==> flow/design.v <==
module sync 
( 
    input  logic CLKip, 
    input  logic SIGi,
    output logic SIGo
);
    logic meta_sig;
    always_ff @(posedge CLKip) meta_sig <= SIGi;
    always_ff @(posedge CLKip) SIGo     <= meta_sig;
endmodule
module mem 
    # ( 
    parameter DATA_WIDTH = 32
    ) (
    input  logic                  CLKip,
    input  logic                  RDi,       
    input  logic                  WEi,     
    input  logic [DATA_WIDTH-1:0] DATAi,
    output logic [DATA_WIDTH-1:0] Qo
);
	logic [DATA_WIDTH-1:0] ram;
	always_ff @(posedge CLKip) if (WEi) ram <= DATAi;
	always_ff @(posedge CLKip) if (RDi) Qo <= ram;
endmodule
`timescale 1ns/1ps
module uart_rx 
    # (
    parameter FREQ_CLK  = 100_000_000,  
    parameter DATA_WDTH = 8          
    ) (
    input   wire                    CLKip,  
    input   wire                    RSTi,  
    input   wire                    RXi,  
    input   wire                    BAUD_RATE_RDi,  
    input   wire                    BAUD_RATE_WEi,  
    input   logic [31:0]            BAUD_RATEi,  
    output  logic                   DONEo,  
    output  logic                   READYo,  
    output  logic [DATA_WDTH-1:0]   DATAo  
    );
    int unsigned                    baud_rate;  
    int unsigned                    bit_cntr;  
    int unsigned                    half_bit_cntr;  
    logic                           half_rx_strb;  
    logic                           rx_strb;  
    int unsigned                    clk_count;  
    logic [$clog2(DATA_WDTH+1)-1:0] bit_idx;   
    logic [DATA_WDTH-1:0]           data;  
    logic                           rx;  
    logic                           rst;  
    logic                           done;  
    logic                           ready;  
    logic                           baud_rate_read;  
    logic                           baud_rate_we;  
    int unsigned                    br;  
    sync rx_stab (.CLKip (CLKip), .SIGi (RXi), .SIGo (rx));
    sync rst_stab (.CLKip (CLKip), .SIGi (RSTi), .SIGo (rst));
    sync br_we_stab (.CLKip (CLKip), .SIGi (BAUD_RATE_WEi), .SIGo (baud_rate_we));
    sync br_rd_stab (.CLKip (CLKip), .SIGi (BAUD_RATE_RDi), .SIGo (baud_rate_read));
    mem baud_rate_mem (
        .CLKip  (CLKip),
        .RDi    (baud_rate_read),  
        .WEi    (baud_rate_we),
        .DATAi  (baud_rate), 
        .Qo     (br)
        );
    typedef enum logic [1:0] {       
        IDLE    = 2'h0,
        START   = 2'h1,
        RECEIVE = 2'h2,
        STOP    = 2'h3
    } statetype;
    statetype STATE;
    always_comb begin: calc_bit_value
        baud_rate = BAUD_RATEi;
        bit_cntr = FREQ_CLK / baud_rate;
        half_bit_cntr = bit_cntr >> 1;
    end
always @(posedge CLKip) begin: strobe_logic
    if (rst) begin
        clk_count <= 0;
        half_rx_strb <= 0;
        rx_strb <= 0;
    end else begin
        case (STATE)
            IDLE: begin
                clk_count <= 0;
                half_rx_strb <= 0;
                rx_strb <= 0;
            end
            START: begin
                if (clk_count == half_bit_cntr) begin
                    half_rx_strb <= 1;
                    clk_count <= 0;
                end
                else begin
                    half_rx_strb <= 0;
                    clk_count <= clk_count + 1;
                end                
            end
            RECEIVE: begin
                if (clk_count == bit_cntr) begin
                    rx_strb <= 1;
                    clk_count <= 0;
                end
                else begin
                    rx_strb <= 0;
                    clk_count <= clk_count + 1;
                end                  
            end
            STOP: begin
                if (clk_count == bit_cntr) begin
                    rx_strb <= 1;
                    clk_count <= 0;
                end
                else begin
                    rx_strb <= 0;
                    clk_count <= clk_count + 1;
                end                  
            end  
            default: begin
                clk_count <= 0;
            end
        endcase
    end
end
    always_ff @(posedge CLKip) begin: fsm_uart_rx
        if (rst) begin
            bit_idx     <= 0;
            STATE       <= IDLE;
            done        <= 0;
        end
        else begin
            case (STATE)
                IDLE: begin
                    ready          <= 1;
                    if (rx == 1'b0) STATE <= rx ? IDLE : START;
                end
                START: begin
                    ready          <= 0;
                    done           <= 0;
                    if (half_rx_strb) begin
                        STATE <= rx ? IDLE : RECEIVE;
                    end
                    else begin 
                        STATE <= START;
                    end
                end
                RECEIVE: begin
                    if (rx_strb) begin
                        /*verilator lint_off WIDTHTRUNC*/                        
                        data[bit_idx] <= rx;
                        /*verilator lint_on WIDTHTRUNC*/
                        if (bit_idx < DATA_WDTH-1) begin 
                            bit_idx <= bit_idx + 1;
                        end
                        else begin 
                            bit_idx <= 0;
                            STATE   <= STOP;
                            done    <= 1;
                        end 
                    end
                    else begin
                        STATE <= RECEIVE;
                    end  
                end
                STOP: begin
                    if (rx_strb) STATE <= rx_strb ? IDLE : STOP;
                end
                default: begin
                    STATE <= IDLE;
                end 
            endcase            
        end   
    end 
    always_comb begin: set_out
        DATAo = data;
        READYo = ready;
        DONEo = done;
    end
endmodule
`timescale 1ns/1ps
module fifo #(
    parameter DATA_WIDTH = 8,
    parameter FIFO_DEPTH = 16,
    parameter LOG2_DEPTH = $clog2(FIFO_DEPTH)
) (
    input  logic                     CLKip,
    input  logic                     RSTi,
    input  logic                     WEi,
    input  logic [DATA_WIDTH-1:0]    DATAi,
    input  logic                     RDi,
    output logic [DATA_WIDTH-1:0]    DATAo,
    output logic                     FULLo,
    output logic                     EMPTYo
);
    logic [DATA_WIDTH-1:0] memory [0:FIFO_DEPTH-1];
    logic [LOG2_DEPTH:0]   count;
    logic [LOG2_DEPTH-1:0] wr_ptr;
    logic [LOG2_DEPTH-1:0] rd_ptr;
    logic [1:0] count_state;
    always_ff @(posedge CLKip or posedge RSTi) begin
        if (RSTi) begin
            wr_ptr  <= '0;
            rd_ptr  <= '0;
            count   <= '0;
            count_state <= '0;
        end 
        else begin
            if (WEi && !FULLo) begin: write
                wr_ptr <= (wr_ptr == '1) ? 0 : wr_ptr + 1;
            end
            if (RDi && !EMPTYo) begin: read
                rd_ptr <= (rd_ptr == '1) ? 0 : rd_ptr + 1;
            end
            case ({WEi && !FULLo, RDi && !EMPTYo})
                2'b01:   count <= count - 1;
                2'b10:   count <= count + 1;
                2'b11:   count <= count;
                default: count <= count;
            endcase
        end
    end
    always_ff @(posedge CLKip) begin
        if (!RSTi && WEi && !FULLo) memory[wr_ptr] <= DATAi;
        if (!RSTi && RDi && !EMPTYo) DATAo <= memory[rd_ptr];
    end
    always_comb begin: status
        FULLo  = (count == FIFO_DEPTH);
        EMPTYo = (count == 0);
    end
endmodule
`timescale 1ns/1ps
module uart #(
    parameter CLK_FREQ = 100_000_000,   
    parameter DATA_WIDTH = 8,           
    parameter FIFO_DEPTH = 16           
) (
    input  logic                    CLKip,        
    input  logic                    RSTi,         
    input  logic                    RXi,          
    input  logic [31:0]             BAUD_RATEi,   
    input  logic                    BAUD_RATE_WEi,  
    input  logic                    BAUD_RATE_RDi,  
    output logic                    DONEo,
    output logic [DATA_WIDTH-1:0]   DATAo,  
    output logic                    EMPTYo,   
    output logic                    FULLo     
);
    logic [DATA_WIDTH-1:0] data;
    logic done;
    logic ready;
    logic RDi;
    always_ff @(posedge CLKip) begin
        RDi <= 1;
        DONEo <=done;
    end
    uart_rx #(
        .FREQ_CLK       (CLK_FREQ),
        .DATA_WDTH      (DATA_WIDTH)
    ) uart_rx_inst (
        .CLKip          (CLKip),
        .RSTi           (RSTi),
        .RXi            (RXi),
        .BAUD_RATEi     (BAUD_RATEi),
        .BAUD_RATE_WEi  (BAUD_RATE_WEi),
        .BAUD_RATE_RDi  (BAUD_RATE_RDi),
        .DONEo          (done),
        .READYo         (ready),
        .DATAo          (data)
    );
    fifo #(
        .DATA_WIDTH     (DATA_WIDTH),
        .FIFO_DEPTH     (FIFO_DEPTH)
    ) fifo_inst (
        .CLKip          (CLKip),
        .RSTi           (RSTi),
        .WEi            (done),        
        .DATAi          (data),      
        .RDi            (RDi),          
        .DATAo          (DATAo),      
        .FULLo          (FULLo),      
        .EMPTYo         (EMPTYo)     
    );
endmodule
=== Tool chain data of uart ===
What the tools print for uart, step after step.
Line numbers count from 1 in the design file above.
Operators carry their Yosys type and port widths (W data, S select, Z words).
Library cell names are shortened.
A cell with - has no value.

* Design top: uart
* Clock input: CLKip
* Cell library: sky130hd
* Library corner: tt_025C_1v80

=== After elaboration ===
Source: Yosys, flattened and elaborated, memories not mapped. Widths are those after wreduce. Registers that Yosys merges into a memory's read port (data or address) are not register bits. Print and check cells do not count. Equal cells are merged and count once.
Memory sizes are those after Yosys's memory passes, which may raise the word count (mostly to a power of two), join words into wider ones and drop unused or constant bits.

* Shift operators: 2
* Order comparisons: 1
* Divide/modulo/power cells: 1
* Add/sub/neg operators: 7
* Equality and inequality tests: 15
* Reduce/logical cells: 20
* Multiplexer cells: 26
* Bitwise logic cells: 5

{| class="wikitable"
|+ Operators by type and width
! operator !! count
|-
| $div A27 B32 Y32 const A || 1
|-
| $pmux W32 S3 || 1
|-
| $mux W32 || 2
|-
| $add A32 B1 Y32 const B || 1
|-
| $eq A32 B31 Y1 || 1
|-
| $eq A32 B32 Y1 || 1
|-
| $mux W8 || 3
|-
| $mux W4 || 4
|-
| $add A4 B1 Y4 const B || 3
|-
| $mux W2 || 6
|-
| $pmux W5 S2 || 1
|-
| $shift A1 B5 Y8 || 1
|-
| $shift A1 B5 Y8 const A || 1
|-
| $eq A4 B4 Y1 const B || 2
|-
| $and A8 B8 Y8 || 1
|-
| $or A8 B8 Y8 || 1
|-
| $not A8 Y8 || 1
|-
| $pmux W2 S4 || 1
|-
| $eq A2 B2 Y1 const B || 3
|-
| $reduce_bool A2 Y1 || 3
|-
| $reduce_and A3 Y1 || 2
|-
| $pmux W1 S2 || 3
|-
| $neg A4 Y5 || 1
|-
| $add A5 B1 Y5 const B || 1
|-
| $sub A5 B1 Y5 const B || 1
|-
| $eq A5 B5 Y1 const B || 1
|-
| $logic_not A5 Y1 || 1
|-
| $mux W1 || 5
|}

Other operator kinds: 15; their cells: 24.

* Cells after elaboration: 93
* Word width x clocked read ports: 8
* Bits in registers: 67
* Output and inout bits: 11
* Bits in writable memories: 128
* Memories: 1

{| class="wikitable"
|+ Memories
! name !! depth !! width !! read ports !! wr ports !! RTL line !! source
|-
| fifo_inst.memory || 16 || 8 || 1 || 1 || 197 || <nowiki>logic [DATA_WIDTH-1:0] memory [0:FIFO_DEPTH-1];</nowiki>
|}

=== Depth ===
Yosys ltp: most cells in a row. Word level: on the elaborated netlist, between registers, memories and ports. Mapped: between sequential cells and ports; inverters and the memories' decode and read muxes count.

* Word-level depth: 7
* ABC_AREA: 0
* Gate-level depth with buffers: 332

=== Netlist ===
Yosys stat after the flow's synthesis: flattened, memories mapped to cells. It holds for the ABC_AREA given above (unset counts as 0); a run with the other value may have another netlist.
Totals and module areas in this step are rounded.

* Chip area (Yosys): 41500 um^2
* Flip-flop cells: 205
* Standard cells after synthesis: 5633
* Sequential part of the area: 5610 um^2

{| class="wikitable"
|+ Cell types
! cell !! count
|-
| ha_1 || 509
|-
| edfxtp_1 || 144
|-
| xnor2_1 || 288
|-
| nor2_1 || 649
|-
| a21oi_1 || 467
|-
| nand2_1 || 570
|-
| o21ai_0 || 334
|-
| xor2_1 || 161
|-
| a21o_1 || 171
|-
| dfxtp_1 || 48
|-
| mux4_2 || 40
|-
| o21a_1 || 111
|-
| nand3_1 || 164
|-
| inv_1 || 205
|-
| mux2_2 || 64
|-
| nor3_1 || 140
|-
| a31oi_1 || 104
|-
| clkbuf_1 || 167
|}

Other cell types: 89; their cells: 1297.
The figures by module come from a second, unflattened synthesis with its own total; it is not the netlist above.

* Cell total of the unflattened synthesis: 5456
* Area (unflattened synthesis): 40860 um^2

Each row is one instance without its submodules.

{| class="wikitable"
|+ By module
! module !! sequential area (um^2) !! cells !! times used !! area (um^2)
|-
| uart_rx || 1131 || 5125 || 1 || 34730
|-
| fifo || 4409 || 325 || 1 || 6026
|-
| sync || 40.0 || 2 || 2 || 40.0
|-
| uart || 20.0 || 2 || 1 || 23.8
|}

=== Path before layout ===
Path of least setup slack by OpenSTA after synthesis, without wires, with an ideal clock, recovery checks aside; 20% of the period is set as input and as output delay. Where synthesis merged equal registers, the netlist keeps one of their names.

* Kind: input -> register
* From: input port BAUD_RATEi[31]
* To: register uart_rx_inst.clk_count[2]
* Setup time: 0.115 ns
* External input delay: 24.000 ns
* Setup slack: 26.076 ns
* Launch time at the first pin: 24.000 ns
* Arrival time: 93.809 ns
* Period: 120.0 ns
* Path delay: 69.924 ns
* Stages on the path: 309
* Period reached after synthesis: 93.924 ns

"path delay" = arrival - input delay + setup time.
"stages on the path" counts driving pins, that of a launching flip-flop among them; a cell with two outputs on the path counts twice.
"period reached after synthesis" = period - worst setup slack (recovery checks aside). The figure is calculated, with input and output delays left at 20% of the set period.
Between the ends stands the longest chain of elaborated cells between them, by number of cells; it is not shown to be the way that was timed. Of several equally long chains one is given.
Each line given opens the expression or statement behind the cell; cells for indexed reads and writes are added by Yosys, which also makes memories of some case tables.
At most two assigning lines are given for a register; there are more.

* Path through: buf_6 or4_4 buf_6 or4_4 buf_6 buf_6 or3_4 buf_6 clkbuf_1 buf_1 nor3_1 ha_1 nor2_1 a2111oi_2 mux2i_1 nor2_1 ha_1 a21o_1 (+273 left out) clkbuf_1 clkbuf_1 o22ai_1 a21oi_1 ha_1 and4_1 a21oi_1 a211oi_1 a211oi_1 o21ai_0 a21oi_1 o21ai_0 a21oi_1 xnor2_1 nand4b_1 a32oi_2 buf_6 nor2_1
* Cells in the longest elaborated chain: 4

{| class="wikitable"
|+ RTL lines, path post-synthesis
! item !! RTL line !! source
|-
| start: declaration || 242 || <nowiki>input  logic [31:0]             BAUD_RATEi,</nowiki>
|-
| $div A27 B32 Y32 || 76 || <nowiki>bit_cntr = FREQ_CLK / baud_rate;</nowiki>
|-
| $eq A32 B32 Y1 || 112 || <nowiki>if (clk_count == bit_cntr) begin</nowiki>
|-
| $mux W32 || 112 ||
|-
| $pmux W32 S3 || 85 || <nowiki>case (STATE)</nowiki>
|-
| end: assignment || 98 || <nowiki>clk_count <= clk_count + 1;</nowiki>
|-
| end: assignment || 108 || <nowiki>clk_count <= clk_count + 1;</nowiki>
|-
| end: declaration || 46 || <nowiki>int unsigned                    clk_count;</nowiki>
|}

=== Timing after layout ===
From the final timing report of record 1: the path of least setup slack in the routed layout; clock arrival at registers is part of the times.

* Kind: input -> register
* From: input port BAUD_RATEi[31]
* To: register uart_rx_inst.clk_count[4]
* External input delay: 24.00 ns
* Stages on the path: 268
* Setup time: 0.12 ns
* Period: 120.0 ns
* Launch time at the first pin: 24.00 ns
* Setup slack: 10.91 ns
* Arrival time: 109.50 ns

Between the ends stands the longest chain of elaborated cells between them, by number of cells; it is not shown to be the way that was timed. Of several equally long chains one is given.
At most two assigning lines are given for a register; there are more.

* Path through: clkdlybuf4s50_1 or4_4 or4_4 or3_4 nor3_1 ha_1 nor2_1 a2111oi_2 mux2i_1 nor2_1 ha_1 a21o_1 a31oi_1 nand3_1 o21ai_0 and2_1 ha_1 o21ai_0 (+232 left out) nand2_1 buf_4 nand2_1 o22ai_1 a211o_1 ha_1 nand4_1 nor2_1 nand3_1 nor3_1 a21oi_1 o21ai_0 a21oi_1 xnor2_1 nand4b_1 a32oi_2 buf_4 nor2_1
* Cells in the longest elaborated chain: 4

{| class="wikitable"
|+ RTL lines, path after layout
! item !! RTL line !! source
|-
| start: declaration || 242 || <nowiki>input  logic [31:0]             BAUD_RATEi,</nowiki>
|-
| $div A27 B32 Y32 || 76 || <nowiki>bit_cntr = FREQ_CLK / baud_rate;</nowiki>
|-
| $eq A32 B32 Y1 || 112 || <nowiki>if (clk_count == bit_cntr) begin</nowiki>
|-
| $mux W32 || 112 ||
|-
| $pmux W32 S3 || 85 || <nowiki>case (STATE)</nowiki>
|-
| end: assignment || 98 || <nowiki>clk_count <= clk_count + 1;</nowiki>
|-
| end: assignment || 108 || <nowiki>clk_count <= clk_count + 1;</nowiki>
|-
| end: declaration || 46 || <nowiki>int unsigned                    clk_count;</nowiki>
|}

Ticket comment

Measured results for uart: 3 stored runs of the Yosys and OpenROAD flow on sky130hd. The settings differ; the order carries no meaning. The constraints put input and output delay at 20% of the set period each and load the outputs with 0.01 pF.
By "achieved clock period" is meant the clock period of the run minus its worst setup slack. This is arithmetic on one report: input and output delays are still those of the set period (20% each).
By "power" is meant OpenSTA's value without simulated activity: inputs other than the clock are taken to toggle once in ten clock periods, and the tool carries that through the logic.
Values from the reports are rounded here.

Record 1
==> flow/run.sh <==
#!/bin/bash
# the make line also repeats the synthesis and layout settings of config.mk as NAME=value (left out here)
make -C /OpenROAD-flow-scripts/flow DESIGN_CONFIG=/design/flow/config.mk WORK_HOME=/design/flow/orfs CLKGATE_MAP_FILE= finish
==> flow/config.mk <==
export PLATFORM = sky130hd
export DESIGN_NAME = uart
export DESIGN_NICKNAME = uart
export VERILOG_FILES = /design/flow/design.v
export SDC_FILE = /design/flow/constraint.sdc
export NUM_CORES = 4
export LEC_CHECK = 0
export CAP_MARGIN = 20
export CORE_MARGIN = 2
export CORE_UTILIZATION = 40
export CTS_CLUSTER_DIAMETER = 102
export HOLD_SLACK_MARGIN = -0.04
export SLEW_MARGIN = 20
==> flow/constraint.sdc <==
create_clock -name core_clock -period 120.0 [get_ports {CLKip}]
set_input_delay 24.0000 -clock core_clock [delete_from_list [all_inputs] [get_ports {CLKip}]]
set_output_delay 24.0000 -clock core_clock [all_outputs]
set_load 0.01 [all_outputs]

==> results of record 1 <==
chip area after synthesis (Yosys): 41500 um^2
die area: 106300 um^2
utilization: 42.9%
worst setup slack after layout: 10.91 ns
total negative slack: 0.000 ns
power: 0.2656 mW
achieved clock period: 109.094 ns

Record 2
==> flow/run.sh <==
#!/bin/bash
# the make line also repeats the synthesis and layout settings of config.mk as NAME=value (left out here)
make -C /OpenROAD-flow-scripts/flow DESIGN_CONFIG=/design/flow/config.mk WORK_HOME=/design/flow/orfs CLKGATE_MAP_FILE= finish
==> flow/config.mk <==
export PLATFORM = sky130hd
export DESIGN_NAME = uart
export DESIGN_NICKNAME = uart
export VERILOG_FILES = /design/flow/design.v
export SDC_FILE = /design/flow/constraint.sdc
export NUM_CORES = 4
export LEC_CHECK = 0
export ABC_AREA = 1
export CAP_MARGIN = 20
export CELL_PAD_IN_SITES_GLOBAL_PLACEMENT = 0
export CORE_MARGIN = 10
export CORE_UTILIZATION = 22
export CTS_CLUSTER_SIZE = 17
export GPL_ROUTABILITY_DRIVEN = 1
export GPL_TIMING_DRIVEN = 1
export MAX_ROUTING_LAYER = met4
export PLACE_DENSITY_LB_ADDON = 0.13
export SETUP_SLACK_MARGIN = 5.0
export SLEW_MARGIN = 20
export TNS_END_PERCENT = 55
==> flow/constraint.sdc <==
create_clock -name core_clock -period 174.0 [get_ports {CLKip}]
set_input_delay 34.8000 -clock core_clock [delete_from_list [all_inputs] [get_ports {CLKip}]]
set_output_delay 34.8000 -clock core_clock [all_outputs]
set_load 0.01 [all_outputs]

==> results of record 2 <==
chip area after synthesis (Yosys): 38830 um^2
die area: 193700 um^2
utilization: 24.1%
worst setup slack after layout: 60.33 ns
total negative slack: 0.000 ns
power: 0.1809 mW
achieved clock period: 113.668 ns

Record 3
==> flow/run.sh <==
#!/bin/bash
# the make line also repeats the synthesis and layout settings of config.mk as NAME=value (left out here)
make -C /OpenROAD-flow-scripts/flow DESIGN_CONFIG=/design/flow/config.mk WORK_HOME=/design/flow/orfs CLKGATE_MAP_FILE= finish
==> flow/config.mk <==
export PLATFORM = sky130hd
export DESIGN_NAME = uart
export DESIGN_NICKNAME = uart
export VERILOG_FILES = /design/flow/design.v
export SDC_FILE = /design/flow/constraint.sdc
export NUM_CORES = 4
export LEC_CHECK = 0
export CAP_MARGIN = 40
export CELL_PAD_IN_SITES_DETAIL_PLACEMENT = 1
export CORE_ASPECT_RATIO = 0.98
export CORE_MARGIN = 3
export CORE_UTILIZATION = 56
export CTS_CLUSTER_DIAMETER = 102
export CTS_CLUSTER_SIZE = 95
export GPL_ROUTABILITY_DRIVEN = 1
export GPL_TIMING_DRIVEN = 1
export HOLD_SLACK_MARGIN = 0.23
export PLACE_DENSITY = 0.86
export SETUP_SLACK_MARGIN = 5.0
export SLEW_MARGIN = 20
==> flow/constraint.sdc <==
create_clock -name core_clock -period 88.8 [get_ports {CLKip}]
set_input_delay 17.7600 -clock core_clock [delete_from_list [all_inputs] [get_ports {CLKip}]]
set_output_delay 17.7600 -clock core_clock [all_outputs]
set_load 0.01 [all_outputs]

==> results of record 3 <==
did not finish, placement stopped with DPL-0033
